==> flow/design.v <==
module Fiveto32Decoder(Select, Wenable, Load_Out);
input [4:0] Select;
input Wenable;
output reg [31:0] Load_Out;
always@(*)
if (Wenable == 1)
case(Select)
5'h0 : Load_Out = 32'h00000001;
5'h1 : Load_Out = 32'h00000002;
5'h2 : Load_Out = 32'h00000004;
5'h3 : Load_Out = 32'h00000008;
5'h4 : Load_Out = 32'h00000010;
5'h5 : Load_Out = 32'h00000020;
5'h6 : Load_Out = 32'h00000040;
5'h7 : Load_Out = 32'h00000080;
5'h8 : Load_Out = 32'h00000100;
5'h9 : Load_Out = 32'h00000200;
5'hA : Load_Out = 32'h00000400;
5'hB : Load_Out = 32'h00000800;
5'hC : Load_Out = 32'h000001000;
5'hD : Load_Out = 32'h000002000;
5'hE : Load_Out = 32'h000004000;
5'hF : Load_Out = 32'h000008000;
5'h10 : Load_Out = 32'h00010000;
5'h11 : Load_Out = 32'h00020000;
5'h12 : Load_Out = 32'h00040000;
5'h13 : Load_Out = 32'h00080000;
5'h14 : Load_Out = 32'h00100000;
5'h15 : Load_Out = 32'h00200000;
5'h16 : Load_Out = 32'h00400000;
5'h17 : Load_Out = 32'h00800000;
5'h18 : Load_Out = 32'h01000000;
5'h19 : Load_Out = 32'h02000000;
5'h1A : Load_Out = 32'h04000000;
5'h1B : Load_Out = 32'h08000000;
5'h1C : Load_Out = 32'h10000000;
5'h1D : Load_Out = 32'h20000000;
5'h1E : Load_Out = 32'h40000000;
5'h1F : Load_Out = 32'h80000000;
default: Load_Out = 32'h00000000;
endcase
else
Load_Out <= 0;
endmodule
module Register32bit (Din, Dout, Load, Reset, clk);
input [31:0] Din;
output reg [31:0] Dout;
input Load, Reset, clk;
always@(posedge clk or posedge Reset) begin
if (Reset == 1)
Dout = 0;
else if (Load == 1)
Dout <= Din;
else
Dout <= Dout;
end
endmodule
module Mux32to1 (Reg0,Reg1,Reg2,Reg3,Reg4,Reg5,Reg6,Reg7,Reg8,Reg9,Reg10,Reg11,Reg12,Reg13,Reg14,Reg15,Reg16,Reg17,Reg18,Reg19,Reg20,Reg21,Reg22,Reg23,Reg24,Reg25,Reg26,Reg27,Reg28,Reg29,Reg30,Reg31, Select, Regout);
input [31:0]Reg0, Reg1,Reg2,Reg3,Reg4,Reg5,Reg6,Reg7,Reg8,Reg9,Reg10,Reg11,Reg12,Reg13,Reg14,Reg15,Reg16;
input [31:0]Reg17,Reg18,Reg19,Reg20,Reg21,Reg22,Reg23,Reg24,Reg25,Reg26,Reg27,Reg28,Reg29,Reg30,Reg31;
input [4:0]Select;
output reg [31:0] Regout;
always@(*)
case(Select)
5'h0: Regout <= Reg0;
5'h1: Regout <= Reg1;
5'h2: Regout <= Reg2;
5'h3: Regout <= Reg3;
5'h4: Regout <= Reg4;
5'h5: Regout <= Reg5;
5'h6: Regout <= Reg6;
5'h7: Regout <= Reg7;
5'h8: Regout <= Reg8;
5'h9: Regout <= Reg9;
5'hA: Regout <= Reg10;
5'hB: Regout <= Reg11;
5'hC: Regout <= Reg12;
5'hD: Regout <= Reg13;
5'hE: Regout <= Reg14;
5'hF: Regout <= Reg15;
5'h10: Regout <= Reg16;
5'h11: Regout <= Reg17;
5'h12: Regout <= Reg18;
5'h13: Regout <= Reg19;
5'h14: Regout <= Reg20;
5'h15: Regout <= Reg21;
5'h16: Regout <= Reg22;
5'h17: Regout <= Reg23;
5'h18: Regout <= Reg24;
5'h19: Regout <= Reg25;
5'h1A: Regout <= Reg26;
5'h1B: Regout <= Reg27;
5'h1C: Regout <= Reg28;
5'h1D: Regout <= Reg29;
5'h1E: Regout <= Reg30;
5'h1F: Regout <= Reg31;
default Regout <= 32'b0;
endcase
endmodule
module RegisterFile32Bits(DataIn,DataA,DataB,RdAddress1,RdAddress2,WrtAddress,clk,Reset,Wenable);
input[31:0]DataIn;
input clk,Reset,Wenable;
input [4:0]RdAddress1,RdAddress2,WrtAddress;
output [31:0]DataA,DataB;
wire [31:0] Load;
wire [31:0] Dout0;
wire [31:0] Dout1;
wire [31:0] Dout2;
wire [31:0] Dout3;
wire [31:0] Dout4;
wire [31:0] Dout5;
wire [31:0] Dout6;
wire [31:0] Dout7;
wire [31:0] Dout8;
wire [31:0] Dout9;
wire [31:0] Dout10;
wire [31:0] Dout11;
wire [31:0] Dout12;
wire [31:0] Dout13;
wire [31:0] Dout14;
wire [31:0] Dout15;
wire [31:0] Dout16;
wire [31:0] Dout17;
wire [31:0] Dout18;
wire [31:0] Dout19;
wire [31:0] Dout20;
wire [31:0] Dout21;
wire [31:0] Dout22;
wire [31:0] Dout23;
wire [31:0] Dout24;
wire [31:0] Dout25;
wire [31:0] Dout26;
wire [31:0] Dout27;
wire [31:0] Dout28;
wire [31:0] Dout29;
wire [31:0] Dout30;
wire [31:0] Dout31;
Fiveto32Decoder u00 (WrtAddress,Wenable,Load);
Register32bit uu0 (DataIn, Dout0, Load[0], Reset, clk);
Register32bit uu1 (DataIn, Dout1, Load[1], Reset, clk);
Register32bit uu2 (DataIn, Dout2, Load[2], Reset, clk);
Register32bit uu3 (DataIn, Dout3, Load[3], Reset, clk);
Register32bit uu4 (DataIn, Dout4, Load[4], Reset, clk);
Register32bit uu5 (DataIn, Dout5, Load[5], Reset, clk);
Register32bit uu6 (DataIn, Dout6, Load[6], Reset, clk);
Register32bit uu7 (DataIn, Dout7, Load[7], Reset, clk);
Register32bit uu8 (DataIn, Dout8, Load[8], Reset, clk);
Register32bit uu9 (DataIn, Dout9, Load[9], Reset, clk);
Register32bit uu10 (DataIn, Dout10, Load[10], Reset, clk);
Register32bit uu11 (DataIn, Dout11, Load[11], Reset, clk);
Register32bit uu12 (DataIn, Dout12, Load[12], Reset, clk);
Register32bit uu13 (DataIn, Dout13, Load[13], Reset, clk);
Register32bit uu14 (DataIn, Dout14, Load[14], Reset, clk);
Register32bit uu15 (DataIn, Dout15, Load[15], Reset, clk);
Register32bit uu16 (DataIn, Dout16, Load[16], Reset, clk);
Register32bit uu17 (DataIn, Dout17, Load[17], Reset, clk);
Register32bit uu18 (DataIn, Dout18, Load[18], Reset, clk);
Register32bit uu19 (DataIn, Dout19, Load[19], Reset, clk);
Register32bit uu20 (DataIn, Dout20, Load[20], Reset, clk);
Register32bit uu21 (DataIn, Dout21, Load[21], Reset, clk);
Register32bit uu22 (DataIn, Dout22, Load[22], Reset, clk);
Register32bit uu23 (DataIn, Dout23, Load[23], Reset, clk);
Register32bit uu24 (DataIn, Dout24, Load[24], Reset, clk);
Register32bit uu25 (DataIn, Dout25, Load[25], Reset, clk);
Register32bit uu26 (DataIn, Dout26, Load[26], Reset, clk);
Register32bit uu27 (DataIn, Dout27, Load[27], Reset, clk);
Register32bit uu28 (DataIn, Dout28, Load[28], Reset, clk);
Register32bit uu29 (DataIn, Dout29, Load[29], Reset, clk);
Register32bit uu30 (DataIn, Dout30, Load[30], Reset, clk);
Register32bit uu31 (DataIn, Dout31, Load[31], Reset, clk);
Mux32to1 um1(Dout0,Dout1,Dout2,Dout3,Dout4,Dout5,Dout6,Dout7,Dout8,Dout9,Dout10,Dout11,Dout12,Dout13,Dout14,Dout15,Dout16,Dout17,Dout18,Dout19,Dout20,Dout21,Dout22,Dout23,Dout24,Dout25,Dout26,Dout27,Dout28,Dout29,Dout30,Dout31,RdAddress1, DataA);
Mux32to1 um2(Dout0,Dout1,Dout2,Dout3,Dout4,Dout5,Dout6,Dout7,Dout8,Dout9,Dout10,Dout11,Dout12,Dout13,Dout14,Dout15,Dout16,Dout17,Dout18,Dout19,Dout20,Dout21,Dout22,Dout23,Dout24,Dout25,Dout26,Dout27,Dout28,Dout29,Dout30,Dout31,RdAddress2, DataB);
endmodule 
* Tool chain data of RegisterFile32Bits
What the tools print for RegisterFile32Bits, step after step.
Line numbers count from 1 in the design file above.
Operators carry their Yosys type and port widths (W data, S select, Z words).
Library cell names are shortened.
Not given: --
- Top :: RegisterFile32Bits
- Clock :: clk
- Standard-cell library :: sky130hd
- Timing corner :: tt_025C_1v80

* After elaboration
Source: Yosys, flattened and elaborated, memories not mapped. Widths are those after wreduce; folded enables and synchronous resets count as part of the registers. Registers that Yosys merges into a memory's read port (data or address) are not register bits. Print and check cells do not count. Equal cells are merged and count once.
Yosys's memory passes give these memory sizes; they may raise the number of words (mostly to a power of two), join words into wider ones and drop unused or constant bits.
- Eq/ne operators :: 62
- Reduce/logical cells :: 2
- Multiplexer cells :: 3
** Operators with widths (count)
- $pmux W32 S32 :: 2
- $eq A5 B5 Y1 const B :: 32
- $eq A5 B4 Y1 const B :: 16
- $eq A5 B3 Y1 const B :: 8
- $mux W32 :: 1
- $eq A5 B2 Y1 const B :: 4
- $eq A5 B1 Y1 const B :: 2
- $logic_not A5 Y1 :: 2
- Bits in read-only memories :: 1024
- Cells after elaboration :: 100
- Input bits :: 50
- Flip-flop bits (word level) :: 1024
- Memory cells :: 1
- Output and inout bits :: 64
** Memories
- (name not given) :: depth 32, bits a word 32, rd ports 1, wr ports 0, line 7 : case(Select)

* Logic depth
Longest topological path by Yosys (ltp), each cell counted once; first at word level (registers and memories cut), then after technology mapping (sequential cells cut; the memories' decode and read muxes count).
- Depth after elaboration :: 2
- ABC_AREA :: 0
- Depth in mapped cells :: 10
- Depth with buffers taken out :: 5

* Netlist
The flow's flattened synthesis, as Yosys stat reports it; memories are mapped. The netlist is that of the ABC_AREA named above (0 if unset); the other value can give another one.
The area totals of this step are shown rounded.
** Cell types
- dfrtp_1 :: count 1024, total area 2.56E+04 sq um
- mux2_2 :: count 1028, total area 1.16E+04 sq um
- nand3_1 :: count 1299, total area 6.5E+03 sq um
- nand4_1 :: count 388, total area 2.43E+03 sq um
- clkbuf_1 :: count 428, total area 1.61E+03 sq um
- a22oi_1 :: count 210, total area 1.58E+03 sq um
- and3_1 :: count 71, total area 444.176 sq um
- nor4_1 :: count 67, total area 419.152 sq um
- buf_1 :: count 104, total area 390.374 sq um
- o32a_1 :: count 33, total area 330.317 sq um
- buf_2 :: count 59, total area 295.283 sq um
- a221o_1 :: count 29, total area 290.278 sq um
- a21oi_1 :: count 50, total area 250.24 sq um
- or4_1 :: count 32, total area 240.23 sq um
- nor2_1 :: count 60, total area 225.216 sq um
- and2_1 :: count 29, total area 181.424 sq um
- o21ai_0 :: count 36, total area 180.173 sq um
- a2111oi_0 :: count 14, total area 122.618 sq um
Not listed: further types 44, cells in them 196.
- Cell count :: 5157
- Buffer cells :: 598
- Synthesis area :: 0.05413 sq mm
- Flip-flop cells :: 1024
- Sequential part of the area :: 0.02562 sq mm
The figures by module come from a second, unflattened synthesis with its own total; it is not the netlist above.
- Cell total of the unflattened synthesis :: 4963
- Area (unflattened synthesis) :: 0.05932 sq mm
Each row is one instance without its submodules.
** Modules
- Register32bit :: times used 32, cells 69, area 0.001349 sq mm, seq. area 0.0008008 sq mm
- Mux32to1 :: times used 2, cells 1354, area 0.00796 sq mm, seq. area 0 sq mm
- Fiveto32Decoder :: times used 1, cells 47, area 0.000234 sq mm, seq. area 0 sq mm
- RegisterFile32Bits :: times used 1, cells 0, area 0 sq mm, seq. area 0 sq mm

* Timing after synthesis
Source: OpenSTA report_checks on the synthesized netlist (no wires, ideal clock, input and output delay 20% of the period each), path of least setup slack; recovery checks are left aside. Register names are those of the netlist, which keeps one name where synthesis merged equal registers.
- Kind :: input to output
- From :: in RdAddress1[3]
- To :: out DataA[12]
- Data arrival time :: 3.156 ns
- Clock period :: 7.0 ns
- Setup slack :: 2.444 ns
- Stages on the path :: 8
- External output delay :: 1.400 ns
- Delay of the path :: 1.756 ns
- Time at the first pin :: 1.400 ns
- Path buffers :: 3
- Required time :: 5.600 ns
- External input delay :: 1.400 ns
- Synthesis period reached :: 4.556 ns
"delay of the path" = arrival - input delay + setup time.
At an output port there is no setup time.
"stages on the path" counts driving pins, that of a launching flip-flop among them; a cell with two outputs on the path counts twice.
"synthesis period reached" = period - worst setup slack (recovery checks aside). The figure is calculated, with input and output delays left at 20% of the set period.
The rows between start and end are the longest chain of elaborated cells between them; the timing report does not say that the signal goes this way. Where chains are equally long, one stands for them.
Each line given opens the expression or statement behind the cell; cells for indexed reads and writes are added by Yosys, which also makes memories of some case tables.
- Cells stage by stage :: buf_2 > nor2b_4 > buf_6 > and2_1 > buf_2 > a221o_1 > or4_1 > o32a_1
- Length of the longest elaborated chain :: 2
- Elaborated cells on any way between the ends :: 33
- Source lines of those cells :: 1
- Classes of those cells :: 31 x eq/ne; 1 x mux; 1 x reduce/logical
** Ends and longest elaborated chain, post-synthesis
- start, declared :: line 103 : input [4:0]RdAddress1,RdAddress2,WrtAddress;
- $eq A5 B5 Y1 :: line 64 : case(Select)
- $pmux W32 S32 :: line 64
- end, declared :: line 104 : output [31:0]DataA,DataB;

* Worst path after layout
Path of least setup slack in the final report of run 1 (OpenROAD, finished layout, wires in). Where an end is a register, its clock arrival counts in the times.
- Kind :: input to output
- From :: in RdAddress1[0]
- To :: out DataA[8]
- Data arrival time :: 5.19 ns
- External output delay :: 1.36 ns
- Required time :: 5.45 ns
- Clock period :: 6.81 ns
- Time at the first pin :: 1.36 ns
- External input delay :: 1.36 ns
- Path buffers :: 3
- Setup slack :: 0.26 ns
- Stages on the path :: 8
The rows between start and end are the longest chain of elaborated cells between them; the timing report does not say that the signal goes this way. Where chains are equally long, one stands for them.
- Cells stage by stage :: clkdlybuf4s50_1 > and3b_4 > and2_1 > buf_4 > a22oi_1 > nand4_1 > o32a_1 > clkdlybuf4s50_1
- Length of the longest elaborated chain :: 2
- Elaborated cells on any way between the ends :: 33
- Source lines of those cells :: 1
- Classes of those cells :: 31 x eq/ne; 1 x mux; 1 x reduce/logical
** Ends and longest elaborated chain, post-layout
- start, declared :: line 103 : input [4:0]RdAddress1,RdAddress2,WrtAddress;
- $eq A5 B5 Y1 :: line 64 : case(Select)
- $pmux W32 S32 :: line 64
- end, declared :: line 104 : output [31:0]DataA,DataB;

Measured results for RegisterFile32Bits: 4 stored runs of the Yosys and OpenROAD flow on sky130hd. The settings differ; the order carries no meaning. The constraints put input and output delay at 20% of the set period each and load the outputs with 0.01 pF.
"achieved period" means the clock period less the worst setup slack. The figure is calculated, with input and output delays left at 20% of the set period.
"critical setup path time": the worst setup path's part of the clock period (all of it between registers, 20% less for each end at a port) less its slack. A launch clock that arrives late makes it longer, a capture clock that arrives late makes it shorter.
"total design power" is the tool's figure for a default switching activity; nothing was simulated.
Results are given in rounded form.

** Run 1
- Settings :: CORE_UTILIZATION=25; period_ns=6.81; CAP_MARGIN=20; CORE_MARGIN=2; SLEW_MARGIN=20
- Chip area after synthesis (Yosys) :: 0.05413 sq mm
- Die footprint :: 0.2203 sq mm
- Standard-cell area after layout :: 0.06307 sq mm
- Post-route utilization :: 29.4 %
- Smallest setup slack :: 0.257 ns
- Post-route setup TNS :: 0.000 ns
- Final worst hold slack :: 0.524 ns
- Total design power :: 17,790 µW
- Achieved period :: 6.553 ns
- Critical setup path time :: 3.83 ns
- Critical path kind :: input to output

** Run 2
- Settings :: ABC_AREA=1; CORE_ASPECT_RATIO=0.85; CORE_MARGIN=7; GPL_ROUTABILITY_DRIVEN=0; GPL_TIMING_DRIVEN=0; SETUP_SLACK_MARGIN=0.94; SLEW_MARGIN=30; TNS_END_PERCENT=80; period_ns=4.98; CAP_MARGIN=20; CORE_UTILIZATION=40
- Chip area after synthesis (Yosys) :: 0.05632 sq mm
- Die footprint :: 0.1515 sq mm
- Standard-cell area after layout :: 0.06795 sq mm
- Post-route utilization :: 48.8 %
- Smallest setup slack :: 0.681 ns
- Post-route setup TNS :: 0.000 ns
- Final worst hold slack :: 0.510 ns
- Total design power :: 25,120 µW
- Achieved period :: 4.299 ns
- Critical setup path time :: 2.31 ns
- Critical path kind :: input to output

** Run 3
- Settings :: ABC_AREA=0; CELL_PAD_IN_SITES_DETAIL_PLACEMENT=2; CORE_ASPECT_RATIO=0.85; CORE_MARGIN=6; GPL_ROUTABILITY_DRIVEN=1; GPL_TIMING_DRIVEN=0; SETUP_SLACK_MARGIN=0.94; SLEW_MARGIN=15; TNS_END_PERCENT=90; period_ns=4.98; CAP_MARGIN=20; CORE_UTILIZATION=40
- Outcome :: incomplete, routing halted on ODB-0269

** Run 4
- Settings :: ABC_AREA=0; CELL_PAD_IN_SITES_DETAIL_PLACEMENT=2; CELL_PAD_IN_SITES_GLOBAL_PLACEMENT=1; CORE_ASPECT_RATIO=0.85; CORE_MARGIN=6; GPL_ROUTABILITY_DRIVEN=1; GPL_TIMING_DRIVEN=0; SETUP_SLACK_MARGIN=0.94; SLEW_MARGIN=15; TNS_END_PERCENT=90; period_ns=9.65; CAP_MARGIN=20; CORE_UTILIZATION=40
- Chip area after synthesis (Yosys) :: 0.05413 sq mm
- Die footprint :: 0.1443 sq mm
- Standard-cell area after layout :: 0.06493 sq mm
- Post-route utilization :: 48.7 %
- Smallest setup slack :: 0.347 ns
- Post-route setup TNS :: 0.000 ns
- Final worst hold slack :: 0.537 ns
- Total design power :: 13,930 µW
- Achieved period :: 9.303 ns
- Critical setup path time :: 5.44 ns
- Critical path kind :: input to output
